==> flow/design.v <==
module cla32(input [31:0]a, input [31:0]b,output [32:0]out);
wire [1:0]w[0:32], L1[0:31], L2[0:31], L3[0:31], L4[0:31],L5[0:31];
wire L6[31:0];
genvar q;
generate    for(q=0; q<=31; q=q+1) begin
                  current_status s(.a(a[q]),.b(b[q]),.t(w[q+1]));
            end
endgenerate
assign w[0] = 0;
generate    for(q=0;q<=30;q=q+1) begin
                  look_ahead l(.s(w[31-q]),.f(w[30-q]),.o(L1[q]));
            end
endgenerate
assign L1[31] = w[0];
generate    for(q=0;q<=29;q=q+1) begin
                  look_ahead l(.s(L1[q]),.f(L1[q+2]),.o(L2[q]));
            end
endgenerate
assign L2[30] = L1[30];
assign L2[31] = L1[31];
generate    for(q=0;q<=27;q=q+1) begin
                  look_ahead l(.s(L2[q]),.f(L2[q+4]),.o(L3[q]));
            end
endgenerate
assign {L3[28], L3[29], L3[30], L3[31]} = {L2[28], L2[29], L2[30], L2[31]};
generate    for(q=0;q<=23;q=q+1) begin
                  look_ahead l(.s(L3[q]),.f(L3[q+8]),.o(L4[q]));
            end
endgenerate
generate    for(q=24;q<=31;q=q+1) begin
                  assign L4[q] = L3[q];
            end
endgenerate
generate    for(q=0;q<=15;q=q+1) begin
                  look_ahead l(.s(L4[q]),.f(L4[q+16]),.o(L5[q]));
            end
endgenerate
generate    for(q=16;q<=31;q=q+1) begin
                  assign L5[q] = L4[q];
            end
endgenerate
generate    for(q=0;q<=31;q=q+1) begin
                  assign L6[q] = a[q] ^ b[q] ^ L5[31-q][0];
            end
endgenerate
generate    for(q=0;q<=31;q=q+1) begin
                  assign out[q] = L6[q];
            end
            assign out[32] = w[0];
endgenerate
endmodule
module current_status(input a,input b,output [1:0]t);
      assign {t[0],t[1]} = {a || b , a && b};
endmodule
module look_ahead(input [1:0]s, input [1:0]f,output [1:0]o);
      assign o[1] = (s[1] & s[0] & !f[1]) | (s[0] & f[1] & f[0]);
      assign o[0] = (s[1] & s[0] & !f[1] & !f[0]) | (f[0] & s[0]);
endmodule
module wallace_mul(input [15:0] a, input [15:0] b, output [32:0] out, input clk);
wire [30:0] m[0:15];
reg [30:0] m15_1,m15_2,m15_3;
reg [30:0] u[14:0];
reg [31:0] v[14:0];
reg [31:0] v10_1,v12_2,v12_1;
reg [31:0] temp;
reg [31:0] temp_v;
genvar q,k,i,j;
assign m[0] = b[0] == 0 ? 31'b0 : {15'b0,a};
assign m[1] = b[1] == 0 ? 31'b0 : {14'b0,a,1'b0};
assign m[2] = b[2] == 0 ? 31'b0 : {13'b0,a,2'b0};
assign m[3] = b[3] == 0 ? 31'b0 : {12'b0,a,3'b0};
assign m[4] = b[4] == 0 ? 31'b0 : {11'b0,a,4'b0};
assign m[5] = b[5] == 0 ? 31'b0 : {10'b0,a,5'b0};
assign m[6] = b[6] == 0 ? 31'b0 : {9'b0,a,6'b0};
assign m[7] = b[7] == 0 ? 31'b0 : {8'b0,a,7'b0};
assign m[8] = b[8] == 0 ? 31'b0 : {7'b0,a,8'b0};
assign m[9] = b[9] == 0 ? 31'b0 : {6'b0,a,9'b0};
assign m[10] = b[10] == 0 ? 31'b0 : {5'b0,a,10'b0};
assign m[11] = b[11] == 0 ? 31'b0 : {4'b0,a,11'b0};
assign m[12] = b[12] == 0 ? 31'b0 : {3'b0,a,12'b0};
assign m[13] = b[13] == 0 ? 31'b0 : {2'b0,a,13'b0};
assign m[14] = b[14] == 0 ? 31'b0 : {1'b0,a,14'b0};
assign m[15] = b[15] == 0 ? 31'b0 : {a,15'b0};
generate    for(q=0; q<=14; q=q+1) begin
                  always @ ( posedge clk )
                        v[q][0] <= 0;
            end
endgenerate
generate    for(k=0; k<=12; k=k+3) begin
                  for(q=0; q<=30; q=q+1) begin
                  always @ ( posedge clk ) begin
                        u[k][q] <= m[k][q] ^ m[k+1][q] ^ m[k+2][q];
                        v[k][q+1] <= m[k][q] && m[k+1][q] || m[k+2][q] && ( m[k][q] || m[k+1][q] );
                  end
                  end
            end
            always @ ( posedge clk )
                  m15_1 <= m[15];
            for(q=0; q<=30; q=q+1) begin
            always @ ( posedge clk ) begin
                        u[1][q] <= u[0][q] ^ v[0][q] ^ u[3][q];
                        v[1][q+1] <= u[0][q] && v[0][q] || u[3][q] && ( u[0][q] || v[0][q] );
            end
            end
            for(q=0; q<=30; q=q+1) begin
            always @ ( posedge clk ) begin
                        u[2][q] <= u[6][q] ^ v[6][q] ^ v[3][q];
                        v[2][q+1] <= u[6][q] && v[6][q] || v[3][q] && ( u[6][q] || v[6][q] );
            end
            end
            for(q=0; q<=30; q=q+1) begin
            always @ ( posedge clk ) begin
                  u[4][q] <= u[9][q] ^ v[9][q] ^ u[12][q];
                  v[4][q+1] <= u[9][q] && v[9][q] || u[12][q] && ( u[9][q] || v[9][q] );
            end
            end
            always @ ( posedge clk ) begin
                  m15_2 <= m15_1;
                  v12_1 <= v[12];
            end
            for(q=0; q<=30; q=q+1) begin
            always @ ( posedge clk ) begin
                  u[5][q] <= u[1][q] ^ v[1][q] ^ u[2][q];
                  v[5][q+1] <= u[1][q] && v[1][q] || u[2][q] && ( u[1][q] || v[1][q] );
            end
            end
            for(q=0; q<=30; q=q+1) begin
            always @ ( posedge clk ) begin
                  u[7][q] <= u[4][q] ^ v[4][q] ^ v[2][q];
                  v[7][q+1] <= u[4][q] && v[4][q] || v[2][q] && ( u[4][q] || v[4][q] );
            end
            end
            always @ ( posedge clk ) begin
                  m15_3 <= m15_2;
                  v12_2 <= v12_1;
            end
            for(q=0; q<=30; q=q+1) begin
            always @ ( posedge clk ) begin
                  u[8][q] <= u[5][q] ^ v[5][q] ^ u[7][q];
                  v[8][q+1] <= u[5][q] && v[5][q] || u[7][q] && ( u[5][q] || v[5][q] );
            end
            end
            for(q=0; q<=30; q=q+1) begin
            always @ ( posedge clk ) begin
                  u[10][q] <= m15_3[q] ^ v12_2[q] ^ v[7][q];
                  v[10][q+1] <= m15_3[q] && v12_2[q] || v[7][q] && ( m15_3[q] || v12_2[q] );
            end
            end
            for(q=0; q<=30; q=q+1) begin
            always @ ( posedge clk ) begin
                  u[11][q] <= u[8][q] ^ v[8][q] ^ u[10][q];
                  v[11][q+1] <= u[8][q] && v[8][q] || u[10][q] && ( u[8][q] || v[8][q] );
            end
            end
            always @ ( posedge clk )
                  v10_1 <= v[10];
            for(q=0; q<=30; q=q+1) begin
            always @ ( posedge clk ) begin
                  u[13][q] <= u[11][q] ^ v[11][q] ^ v10_1[q];
                  v[13][q+1] <= u[11][q] && v[11][q] || v10_1[q] && ( u[11][q] || v[11][q] );
            end
            end
endgenerate
always @ ( posedge clk ) begin
      temp <= {1'b0,u[13]};
      temp_v <= v[13];
end
cla32 object(.a(temp),.b(temp_v),.out(out));
endmodule
# From RTL to reports: wallace_mul

The steps from the RTL of wallace_mul to its reports follow in flow order.
Line numbers count from 1 in the design file above.
The mark -- stands for no value.

Top module: wallace_mul
Clock port: clk
Library: sky130hd
Corner: tt_025C_1v80

# Word level

Yosys after proc, flatten, opt, wreduce and memory -nomap, before mapping. Enables and synchronous resets that opt folds into registers are not counted as muxes. Print and check cells are not counted.

Register bits: 1,094
Bits of input ports: 33
Output and inout bits: 33
Cells after elaboration: 4,585

Muxes and demuxes: 15
Bitwise gates (word level): 1,797
Reductions and logical operators: 1,913

Operator list:

| cell                                    | count |
| XOR 1 bit                               | 830 |
| logical OR 1 bit                        | 807 |
| logical AND 1 bit                       | 785 |
| bitwise AND 1 bit                       | 670 |
| OR 1 bit                                | 217 |
| logical NOT 1 bit                       | 211 |
| XOR 1 bit with constant A and B         | 40 |
| XOR 1 bit with constant B               | 35 |
| logical AND 1 bit with constant A       | 35 |
| logical AND 1 bit with constant A and B | 35 |
| logical OR 1 bit with constant A and B  | 35 |
| two-way mux 30 bit                      | 1 |
| two-way mux 29 bit                      | 1 |
| two-way mux 28 bit                      | 1 |
| two-way mux 27 bit                      | 1 |
| two-way mux 26 bit                      | 1 |
| two-way mux 25 bit                      | 1 |
| two-way mux 24 bit                      | 1 |
| two-way mux 23 bit                      | 1 |
| two-way mux 22 bit                      | 1 |
| two-way mux 21 bit                      | 1 |
| two-way mux 20 bit                      | 1 |
| two-way mux 19 bit                      | 1 |
| two-way mux 18 bit                      | 1 |
| two-way mux 17 bit                      | 1 |
| two-way mux 16 bit                      | 1 |
| XOR 1 bit with constant A               | 5 |
| logical OR 1 bit with constant A        | 5 |

# Longest topological paths

Longest topological path by Yosys (ltp), each cell counted once; first at word level (registers and memories cut), then after technology mapping (sequential cells cut; the memories' decode and read muxes count).

Depth after elaboration: 22
ABC_AREA: 0
Depth in mapped cells: 11
Depth with buffers taken out: 9

# Netlist

Source: synth_stat.txt of the flow (Yosys; design flattened, memories mapped). It holds for the ABC_AREA given above (unset counts as 0); a run with the other value may have another netlist.

Cells by type:

| cell                      | count | total area (um2) |
| sky130_fd_sc_hd__dfxtp_1  | 716   | 1.43E+04 |
| sky130_fd_sc_hd__fa_1     | 200   | 4,003.84 |
| sky130_fd_sc_hd__and2_1   | 261   | 1.63E+03 |
| sky130_fd_sc_hd__ha_1     | 112   | 1.4E+03 |
| sky130_fd_sc_hd__buf_4    | 33    | 247.738 |
| sky130_fd_sc_hd__inv_1    | 55    | 206.448 |
| sky130_fd_sc_hd__nand2b_1 | 29    | 181.424 |
| sky130_fd_sc_hd__a21oi_1  | 28    | 140.134 |
| sky130_fd_sc_hd__nor2b_1  | 22    | 137.632 |
| sky130_fd_sc_hd__clkbuf_1 | 35    | 131.376 |
| sky130_fd_sc_hd__nor2_1   | 35    | 131.376 |
| sky130_fd_sc_hd__xnor2_1  | 14    | 122.618 |
| sky130_fd_sc_hd__o21ai_0  | 16    | 80.077 |
| sky130_fd_sc_hd__xor2_1   | 9     | 78.826 |
| sky130_fd_sc_hd__a21o_1   | 9     | 67.565 |
| sky130_fd_sc_hd__a221oi_1 | 7     | 61.309 |
| sky130_fd_sc_hd__a211oi_1 | 8     | 60.058 |
| sky130_fd_sc_hd__mux2i_1  | 6     | 60.058 |

Other cell types: 51; their cells: 119.

Mapped cells: 1,714
Chip area (Yosys): 0.023968 mm2
Flip-flops: 716
Buffers: 71

By module: a second synthesis without flattening, with its own total; a netlist apart from the flattened one above.

Cell total of the unflattened synthesis: 1,902
Area total of the unflattened synthesis: 0.0261851 mm2

Each row is one instance without its submodules.

Modules:

| module         | times used | cells | area (mm2) | seq. area (mm2) |
| wallace_mul    | 1          | 1,258 | 0.0208875  | 0.0143337 |
| look_ahead     | 129        | 4     | 0.00003    | 0 |
| cla32          | 1          | 66    | 0.0009972  | 0 |
| current_status | 31         | 2     | 0.0000138  | 0 |

# Worst setup path after synthesis

OpenSTA on the mapped netlist: ideal clock, no wires. The path of least setup slack (recovery checks aside). Input and output delay are each 20% of the period. Register names are those of the netlist, which keeps one name where synthesis merged equal registers.

Kind: flip-flop to output port
From: reg temp[11]
To: out out[25]
Clock period: 4.4 ns
Output delay: 0.880 ns
Time at the first pin: 0.000 ns
Arrival: 2.177 ns
Setup slack: 1.343 ns
Path delay: 2.177 ns
Stages: 12
Path buffers: 2
Synthesis period reached: 3.057 ns

"path delay" is the arrival time less input delay plus setup time.
At an output port there is no setup time.
"stages" counts driving pins, that of a launching flip-flop among them; a cell with two outputs on the path counts twice.
"synthesis period reached" is the clock period less the worst setup slack; recovery checks do not enter. This is arithmetic on one report: input and output delays are still those of the set period (20% each).
The rows between start and end are the longest chain of elaborated cells between them; the timing report does not say that the signal goes this way. Where chains are equally long, one stands for them.
A line is the first line of the expression or statement that the cell stems from. Yosys adds cells for indexed reads and writes and turns some case tables into memories.

Path through: sky130_fd_sc_hd__dfxtp_1 > sky130_fd_sc_hd__inv_1 > sky130_fd_sc_hd__ha_1 > sky130_fd_sc_hd__buf_6 > sky130_fd_sc_hd__or2_0 > sky130_fd_sc_hd__a221o_1 > sky130_fd_sc_hd__a221oi_4 > sky130_fd_sc_hd__nor2_1 > sky130_fd_sc_hd__a311oi_1 > sky130_fd_sc_hd__o21ai_1 > sky130_fd_sc_hd__xnor2_1 > sky130_fd_sc_hd__buf_4
Length of the longest elaborated chain: 20
Elaborated cells on any way between the ends: 43
Those cells by class: logic: 35; reduce/logical: 8

Ends and longest elaborated chain, post-synthesis:

| item                 | RTL line | RTL |
| start, assigned      | 165      | `temp <= {1'b0,u[13]};` |
| logical AND 1 bit    | 53       | `assign {t[0],t[1]} = {a \|\| b , a && b};` |
| logical NOT 1 bit    | 57       | `assign o[0] = (s[1] & s[0] & !f[1] & !f[0]) \| (f[0] & s[0]);` |
| bitwise AND 1 bit x2 | 57       |  |
| OR 1 bit             | 57       |  |
| bitwise AND 1 bit x2 | 56       | `assign o[1] = (s[1] & s[0] & !f[1]) \| (s[0] & f[1] & f[0]);` |
| OR 1 bit             | 56       |  |
| logical NOT 1 bit    | 56       |  |
| bitwise AND 1 bit    | 56       |  |
| OR 1 bit             | 56       |  |
| logical NOT 1 bit    | 57       |  |
| bitwise AND 1 bit x2 | 57       |  |
| OR 1 bit             | 57       |  |
| bitwise AND 1 bit x3 | 57       |  |
| OR 1 bit             | 57       |  |
| XOR 1 bit            | 43       | `assign L6[q] = a[q] ^ b[q] ^ L5[31-q][0];` |
| end, declared        | 59       | `module wallace_mul(input [15:0] a, input [15:0] b, output [32:0] out, input clk);` |

# Timing after layout

From the final timing report of flow run 1: the path of least setup slack in the routed layout; clock arrival at registers is part of the times.

Kind: flip-flop to output port
From: reg temp[17]
To: out out[19]
Clock period: 4.25 ns
Output delay: 0.85 ns
Time at the first pin: 0.58 ns
Arrival: 3.19 ns
Setup slack: 0.21 ns
Stages: 10
Path buffers: 1

The rows between start and end are the longest chain of elaborated cells between them; the timing report does not say that the signal goes this way. Where chains are equally long, one stands for them.

Path through: sky130_fd_sc_hd__dfxtp_1 > sky130_fd_sc_hd__inv_1 > sky130_fd_sc_hd__ha_1 > sky130_fd_sc_hd__and3b_1 > sky130_fd_sc_hd__nor2_1 > sky130_fd_sc_hd__nor2_1 > sky130_fd_sc_hd__a21bo_4 > sky130_fd_sc_hd__a31oi_1 > sky130_fd_sc_hd__xnor2_1 > sky130_fd_sc_hd__clkdlybuf4s50_1
Length of the longest elaborated chain: 22
Elaborated cells on any way between the ends: 41
Those cells by class: logic: 37; reduce/logical: 4

Ends and longest elaborated chain, after layout:

| item                 | RTL line | RTL |
| start, assigned      | 165      | `temp <= {1'b0,u[13]};` |
| logical AND 1 bit    | 53       | `assign {t[0],t[1]} = {a \|\| b , a && b};` |
| logical NOT 1 bit    | 57       | `assign o[0] = (s[1] & s[0] & !f[1] & !f[0]) \| (f[0] & s[0]);` |
| bitwise AND 1 bit x2 | 57       |  |
| OR 1 bit             | 57       |  |
| bitwise AND 1 bit x3 | 57       |  |
| OR 1 bit             | 57       |  |
| bitwise AND 1 bit x3 | 57       |  |
| OR 1 bit             | 57       |  |
| bitwise AND 1 bit x3 | 57       |  |
| OR 1 bit             | 57       |  |
| bitwise AND 1 bit x3 | 57       |  |
| OR 1 bit             | 57       |  |
| XOR 1 bit            | 43       | `assign L6[q] = a[q] ^ b[q] ^ L5[31-q][0];` |
| end, declared        | 59       | `module wallace_mul(input [15:0] a, input [15:0] b, output [32:0] out, input clk);` |

Add stored flow runs of wallace_mul

Measured results for wallace_mul: 2 stored runs of the Yosys and OpenROAD flow on sky130hd. The settings differ; the order carries no meaning. The constraints put input and output delay at 20% of the set period each and load the outputs with 0.01 pF.
"power consumption" is the tool's figure for a default switching activity; nothing was simulated.

## Flow run 1

==> flow/run.sh <==
#!/bin/bash
# the make line also repeats the synthesis and layout settings of config.mk as NAME=value (left out here)
make -C /OpenROAD-flow-scripts/flow DESIGN_CONFIG=/design/flow/config.mk WORK_HOME=/design/flow/orfs CLKGATE_MAP_FILE= finish
==> flow/config.mk <==
export PLATFORM = sky130hd
export DESIGN_NAME = wallace_mul
export DESIGN_NICKNAME = wallace_mul
export VERILOG_FILES = /design/flow/design.v
export SDC_FILE = /design/flow/constraint.sdc
export NUM_CORES = 4
export LEC_CHECK = 0
export CAP_MARGIN = 20
export CORE_MARGIN = 2
export CORE_UTILIZATION = 40
export PLACE_DENSITY = 0.6
export SLEW_MARGIN = 20
==> flow/constraint.sdc <==
create_clock -name core_clock -period 4.25 [get_ports {clk}]
set_input_delay 0.8500 -clock core_clock [delete_from_list [all_inputs] [get_ports {clk}]]
set_output_delay 0.8500 -clock core_clock [all_outputs]
set_load 0.01 [all_outputs]

| result of flow run 1 | value |
|---|---|
| synthesized cell area | 0.023968 mm2 |
| total die area | 0.061894 mm2 |
| standard-cell area of the final layout | 0.0278304 mm2 |
| worst setup slack after layout | 0.211 ns |
| worst hold slack after layout | 0.319 ns |
| power consumption | 19.874 mW |

## Flow run 2

==> flow/run.sh <==
#!/bin/bash
# the make line also repeats the synthesis and layout settings of config.mk as NAME=value (left out here)
make -C /OpenROAD-flow-scripts/flow DESIGN_CONFIG=/design/flow/config.mk WORK_HOME=/design/flow/orfs CLKGATE_MAP_FILE= finish
==> flow/config.mk <==
export PLATFORM = sky130hd
export DESIGN_NAME = wallace_mul
export DESIGN_NICKNAME = wallace_mul
export VERILOG_FILES = /design/flow/design.v
export SDC_FILE = /design/flow/constraint.sdc
export NUM_CORES = 4
export LEC_CHECK = 0
export ABC_AREA = 0
export CAP_MARGIN = 20
export CELL_PAD_IN_SITES_DETAIL_PLACEMENT = 1
export CORE_MARGIN = 8
export CORE_UTILIZATION = 49
export GPL_TIMING_DRIVEN = 1
export MAX_ROUTING_LAYER = met4
export PLACE_DENSITY_LB_ADDON = 0.04
export SLEW_MARGIN = 20
==> flow/constraint.sdc <==
create_clock -name core_clock -period 4.27 [get_ports {clk}]
set_input_delay 0.8540 -clock core_clock [delete_from_list [all_inputs] [get_ports {clk}]]
set_output_delay 0.8540 -clock core_clock [all_outputs]
set_load 0.01 [all_outputs]

| result of flow run 2 | value |
|---|---|
| synthesized cell area | 0.023968 mm2 |
| total die area | 0.0562472 mm2 |
| standard-cell area of the final layout | 0.0276002 mm2 |
| worst setup slack after layout | 0.121 ns |
| worst hold slack after layout | 0.313 ns |
| power consumption | 20.103 mW |
